==> flow/design.v <==
module non_restoring_divider #(
    parameter DATA_WIDTH = 32
) (
    input  logic                    clk_i,
    input  logic                    clk_en_i,
    input  logic                    rst_n_i,
    input  logic [DATA_WIDTH - 1:0] dividend_i,
    input  logic [DATA_WIDTH - 1:0] divisor_i,
    input  logic                    data_valid_i,
    output logic [DATA_WIDTH - 1:0] quotient_o,
    output logic [DATA_WIDTH - 1:0] remainder_o,
    output logic                    divide_by_zero_o,
    output logic                    data_valid_o,
    output logic                    idle_o
);
    localparam COUNTER_WIDTH = $clog2(DATA_WIDTH);
    typedef enum logic [1:0] {IDLE, DIVIDE, RESTORE} fsm_state_t;
    typedef struct packed {
        logic                    rem_sign;
        logic [DATA_WIDTH - 1:0] remainder;
        logic [DATA_WIDTH - 1:0] quotient;
    } result_t;
    fsm_state_t state_CRT, state_NXT;
        always_ff @(posedge clk_i) begin : state_register
            if (!rst_n_i) begin
                state_CRT <= IDLE;
            end else if (clk_en_i) begin
                state_CRT <= state_NXT;
            end
        end : state_register
    result_t partial_CRT, partial_NXT;
    logic [DATA_WIDTH - 1:0] divisor_CRT, divisor_NXT;
        always_ff @(posedge clk_i) begin : datapath_register
            if (clk_en_i) begin
                partial_CRT <= partial_NXT;
                divisor_CRT <= divisor_NXT;
            end
        end : datapath_register
    logic [COUNTER_WIDTH - 1:0] iter_count_CRT, iter_count_NXT;
        always_ff @(posedge clk_i) begin : counter 
            if (clk_en_i) begin
                iter_count_CRT <= iter_count_NXT;
            end
        end : counter 
    logic divide_by_zero_CRT, divide_by_zero_NXT;
        always_ff @(posedge clk_i) begin : status_register
            if (!rst_n_i) begin
                divide_by_zero_CRT <= 1'b0;
            end else if (clk_en_i) begin
                divide_by_zero_CRT <= divide_by_zero_NXT;
            end
        end : status_register
    result_t pair_shifted;
        always_comb begin : fsm_logic 
            divide_by_zero_NXT = divide_by_zero_CRT;
            iter_count_NXT = iter_count_CRT;
            partial_NXT = partial_CRT;
            divisor_NXT = divisor_CRT;
            state_NXT = state_CRT;
            pair_shifted = 'b0;
            remainder_o = partial_CRT.remainder;
            data_valid_o = 1'b0;
            idle_o = 1'b0;
            case (state_CRT) 
                IDLE: begin 
                    if (data_valid_i) begin
                        state_NXT = DIVIDE;
                    end
                    divide_by_zero_NXT = (divisor_i == '0);
                    partial_NXT.rem_sign = 1'b0;
                    partial_NXT.quotient = dividend_i;
                    partial_NXT.remainder = '0;
                    divisor_NXT = divisor_i;
                    iter_count_NXT = '0;
                    idle_o = 1'b1;
                end
                DIVIDE: begin
                    state_NXT = (iter_count_CRT == (DATA_WIDTH - 1)) ? RESTORE : state_CRT;
                    iter_count_NXT = iter_count_CRT + 1;
                    pair_shifted = partial_CRT << 1; 
                    if (partial_CRT.rem_sign) begin
                        {partial_NXT.rem_sign, partial_NXT.remainder} = {pair_shifted.rem_sign, pair_shifted.remainder} + divisor_CRT;
                    end else begin
                        {partial_NXT.rem_sign, partial_NXT.remainder} = {pair_shifted.rem_sign, pair_shifted.remainder} - divisor_CRT;
                    end
                    partial_NXT.quotient = {pair_shifted.quotient[DATA_WIDTH - 1:1], !partial_NXT.rem_sign};
                end
                RESTORE: begin
                    state_NXT = IDLE;
                    data_valid_o = 1'b1;
                    idle_o = 1'b0;
                    if (partial_CRT.rem_sign) begin
                        {partial_NXT.rem_sign, partial_NXT.remainder} = {partial_CRT.rem_sign, partial_CRT.remainder} + divisor_CRT;
                    end
                    remainder_o = partial_NXT.remainder;
                end
            endcase
        end : fsm_logic
    assign quotient_o = partial_CRT.quotient;
    assign divide_by_zero_o = divide_by_zero_CRT;
endmodule
== Step by step through the tools: non_restoring_divider ==
Tool output for the design above, in the order of the flow.
Lines are those of the file above, counted from 1.
Operators carry their Yosys type and port widths (W data, S select, Z words).
Cell names lack the library's common part.
A cell with -- has no value.

* Top: non_restoring_divider
* Clock: clk_i
* Standard-cell library: sky130hd
* Timing corner: tt_025C_1v80

== Word level ==
Counts by Yosys on the flattened word-level netlist (proc, flatten, opt, wreduce; memories kept). Register bits leave out memories and registers merged into their read ports (data or address). Print and check cells are left out. Cells with the same type and inputs are merged into one.

* Cells after elaboration: 37
* Bits in writable memories: 0
* Register bits: 105
* Bits in latches: 0
* Word width x clocked read ports: 0
* Output and inout bits: 67
* Input bits: 68
* Memories: 0
* ROM bits: 0

* Magnitude comparators: 0
* Bitwise gates (word level): 0
* $mul: 0
* Eq/ne operators: 5
* Reductions and logical operators: 9
* Shifts and indexed selects: 0
* Div/mod/pow operators: 0
* $add $sub $neg: 4
* Muxes and demuxes: 13

{| class="wikitable"
|+ Operator list
! operator !! number
|-
| $mux W33 || 3
|-
| $pmux W32 S3 || 1
|-
| $add A33 B32 Y33 || 2
|-
| $pmux W32 S2 || 1
|-
| $sub A33 B32 Y33 || 1
|-
| $logic_not A32 Y1 || 1
|-
| $mux W32 || 1
|-
| $pmux W5 S2 || 1
|-
| $reduce_and A2 Y1 || 3
|-
| $pmux W2 S3 || 1
|-
| $add A5 B1 Y5 const B || 1
|-
| $eq A5 B5 Y1 const B || 1
|-
| $ne A2 B2 Y1 const B || 2
|-
| $reduce_and A4 Y1 || 1
|-
| $mux W2 || 2
|-
| $reduce_bool A3 Y1 || 1
|-
| $pmux W1 S3 || 1
|-
| $eq A2 B1 Y1 const B || 1
|-
| $eq A2 B2 Y1 const B || 1
|-
| $logic_not A2 Y1 || 1
|-
| $reduce_bool A2 Y1 || 1
|-
| $mux W1 || 2
|-
| $logic_not A1 Y1 || 1
|}

== Logic depth ==
Depth = most cells in a row (Yosys ltp): at word level without a register or memory, in the mapped netlist without a sequential cell, where the memories' decode and read muxes count.

* Word-level depth: 5
* ABC_AREA: 0
* Depth in mapped cells: 19

== Synthesis result ==
Source: synth_stat.txt of the flow (Yosys; design flattened, memories mapped). It holds for the ABC_AREA given above (unset counts as 0); a run with the other value may have another netlist.

{| class="wikitable"
|+ Cell types
! cell !! number
|-
| edfxtp_1 || 102
|-
| ha_1 || 68
|-
| xor2_1 || 48
|-
| mux2_2 || 35
|-
| nand2_1 || 102
|-
| a21oi_1 || 76
|-
| xnor2_1 || 36
|-
| o21ai_0 || 60
|-
| buf_4 || 32
|-
| nor2_1 || 60
|-
| a21o_1 || 25
|-
| inv_1 || 32
|-
| nor3_1 || 20
|-
| nand3_1 || 19
|-
| clkbuf_1 || 25
|-
| mux2i_1 || 9
|-
| dfxtp_1 || 4
|-
| nor4_1 || 12
|}

Other cell types: 49; their cells: 168.

* Sequential area: 3143.0 µm²
* Cell area after synthesis: 8695.8 µm²
* Cell count: 933
* Mapped flip-flops: 106

== Timing after synthesis ==
OpenSTA on the mapped netlist: ideal clock, no wires. The path of least setup slack (recovery checks aside). Input and output delay are each 20% of the period. Register names are those of the netlist, which keeps one name where synthesis merged equal registers.

* Path type: register to output
* Start: register partial_CRT
* End: output remainder_o[30]
* Path buffers: 0
* Path delay: 2.727 ns
* Period: 6.0 ns
* Data arrival time: 2.727 ns
* External output delay: 1.200 ns
* Time at the first pin: 0.000 ns
* Path slack: 2.073 ns
* Stages on the path: 12
* Required time: 4.800 ns
* Synthesis period reached: 3.927 ns

"path delay" is the arrival time less input delay plus setup time.
A path that ends at an output port has no setup time.
"stages on the path" counts driving pins, that of a launching flip-flop among them; a cell with two outputs on the path counts twice.
"synthesis period reached" = period - worst setup slack (recovery checks aside). The figure is calculated, with input and output delays left at 20% of the set period.
Where an end lacks its bit number, it is one bit of the signal, or one of the new flip-flops if synthesis recoded a state register.
Between the ends stands the longest chain of elaborated cells between them, by number of cells; it is not shown to be the way that was timed. Of several equally long chains one is given.
Each line given opens the expression or statement behind the cell; cells for indexed reads and writes are added by Yosys, which also makes memories of some case tables.

* Cell sequence: edfxtp_1 -> ha_1 -> fa_1 -> a211oi_1 -> o21ai_0 -> a21oi_1 -> o21ai_1 -> o211ai_2 -> nand2_1 -> a221oi_1 -> xnor2_1 -> a221o_1
* Cells in the longest elaborated chain: 3
* Elaborated cells between the ends (all ways): 3
* Source lines of those cells: 3
* Classes of those cells: 1 x add/sub; 2 x mux

{| class="wikitable"
|+ Ends and longest elaborated chain, post-synthesis
! element !! RTL line !! RTL
|-
| start: declaration || 31 || <nowiki>result_t partial_CRT, partial_NXT;</nowiki>
|-
| start: assignment || 35 || <nowiki>partial_CRT <= partial_NXT;</nowiki>
|-
| $add A33 B32 Y33 || 93 || <nowiki>{partial_NXT.rem_sign, partial_NXT.remainder} = {partial_CRT.rem_sign, partial_CRT.remainder} + divisor_CRT;</nowiki>
|-
| $mux W33 || 92 || <nowiki>if (partial_CRT.rem_sign) begin</nowiki>
|-
| $mux W32 || 64 || <nowiki>case (state_CRT)</nowiki>
|-
| end: declaration || 11 || <nowiki>output logic [DATA_WIDTH - 1:0] remainder_o,</nowiki>
|}

== Worst path after layout ==
From the final timing report of entry A: the path of least setup slack in the routed layout; clock arrival at registers is part of the times.

* Path type: register to output
* Start: register divisor_CRT[0]
* End: output remainder_o[28]
* Required time: 3.14 ns
* Data arrival time: 3.35 ns
* Path slack: -0.22 ns
* Path buffers: 2
* Period: 3.92 ns
* Stages on the path: 14
* Time at the first pin: 0.36 ns
* External output delay: 0.78 ns

Between the ends stands the longest chain of elaborated cells between them, by number of cells; it is not shown to be the way that was timed. Of several equally long chains one is given.

* Cell sequence: edfxtp_1 -> buf_6 -> ha_4 -> fa_2 -> a211oi_4 -> o21ai_2 -> a21oi_2 -> o21ai_2 -> o211ai_2 -> a31oi_1 -> a21oi_1 -> xor2_1 -> o21ai_0 -> dlygate4sd2_1
* Cells in the longest elaborated chain: 3
* Elaborated cells between the ends (all ways): 3
* Source lines of those cells: 3
* Classes of those cells: 1 x add/sub; 2 x mux

{| class="wikitable"
|+ Ends and longest elaborated chain, after layout
! element !! RTL line !! RTL
|-
| start: declaration || 32 || <nowiki>logic [DATA_WIDTH - 1:0] divisor_CRT, divisor_NXT;</nowiki>
|-
| start: assignment || 36 || <nowiki>divisor_CRT <= divisor_NXT;</nowiki>
|-
| $add A33 B32 Y33 || 93 || <nowiki>{partial_NXT.rem_sign, partial_NXT.remainder} = {partial_CRT.rem_sign, partial_CRT.remainder} + divisor_CRT;</nowiki>
|-
| $mux W33 || 92 || <nowiki>if (partial_CRT.rem_sign) begin</nowiki>
|-
| $mux W32 || 64 || <nowiki>case (state_CRT)</nowiki>
|-
| end: declaration || 11 || <nowiki>output logic [DATA_WIDTH - 1:0] remainder_o,</nowiki>
|}

# Flow runs of non_restoring_divider

Design non_restoring_divider on sky130hd. What follows are 3 stored runs of the flow, each under its own settings; their order means nothing. The constraints put input and output delay at 20% of the set period each and load the outputs with 0.01 pF.
"critical setup path time" = time allowed to the worst setup path (clock period - input delay - output delay, where it has them) - its slack; a late launch clock adds to it, a late capture clock takes from it.

=== Entry A ===
{| class="wikitable"
! Setting !! Value
|-
| period_ns || 3.92
|-
| CAP_MARGIN || 20
|-
| CORE_MARGIN || 2
|-
| CORE_UTILIZATION || 40
|-
| SLEW_MARGIN || 20
|-
! Result !! Value
|-
| Overall die area || 22935.6 µm²
|-
| Std-cell area (final layout) || 12911.1 µm²
|-
| Critical setup path time || 3.35 ns
|-
| Worst path kind || register to output
|-
| Setup slack of the critical path || -0.219 ns
|-
| Worst hold slack || 0.518 ns
|-
| Yosys chip area after synthesis || 8695.8 µm²
|}

=== Entry B ===
{| class="wikitable"
! Setting !! Value
|-
| ABC_AREA || 1
|-
| CAP_MARGIN || 5
|-
| CELL_PAD_IN_SITES_GLOBAL_PLACEMENT || 2
|-
| CORE_UTILIZATION || 38
|-
| GPL_ROUTABILITY_DRIVEN || 0
|-
| MAX_ROUTING_LAYER || met5
|-
| PLACE_DENSITY || 0.66
|-
| SETUP_SLACK_MARGIN || 0.17
|-
| period_ns || 3.42
|-
| CORE_MARGIN || 2
|-
| SLEW_MARGIN || 20
|-
! Result !! Value
|-
| Critical setup path time || 2.70 ns
|-
| Worst path kind || register to output
|-
| Worst hold slack || 0.481 ns
|-
| Overall die area || 29513.5 µm²
|-
| Yosys chip area after synthesis || 10699.0 µm²
|-
| Std-cell area (final layout) || 15158.3 µm²
|-
| Setup slack of the critical path || 0.039 ns
|}

=== Entry C ===
{| class="wikitable"
! Setting !! Value
|-
| CAP_MARGIN || 0
|-
| CELL_PAD_IN_SITES_DETAIL_PLACEMENT || 2
|-
| CELL_PAD_IN_SITES_GLOBAL_PLACEMENT || 0
|-
| CORE_ASPECT_RATIO || 1.06
|-
| CORE_UTILIZATION || 36
|-
| CTS_CLUSTER_DIAMETER || 239
|-
| GPL_TIMING_DRIVEN || 0
|-
| TNS_END_PERCENT || 10
|-
| period_ns || 6.55
|-
| CORE_MARGIN || 2
|-
| SLEW_MARGIN || 20
|-
! Result !! Value
|-
| Yosys chip area after synthesis || 8695.8 µm²
|-
| Worst hold slack || 0.541 ns
|-
| Overall die area || 25414.9 µm²
|-
| Std-cell area (final layout) || 10741.6 µm²
|-
| Critical setup path time || 4.90 ns
|-
| Worst path kind || register to output
|-
| Setup slack of the critical path || 0.340 ns
|}
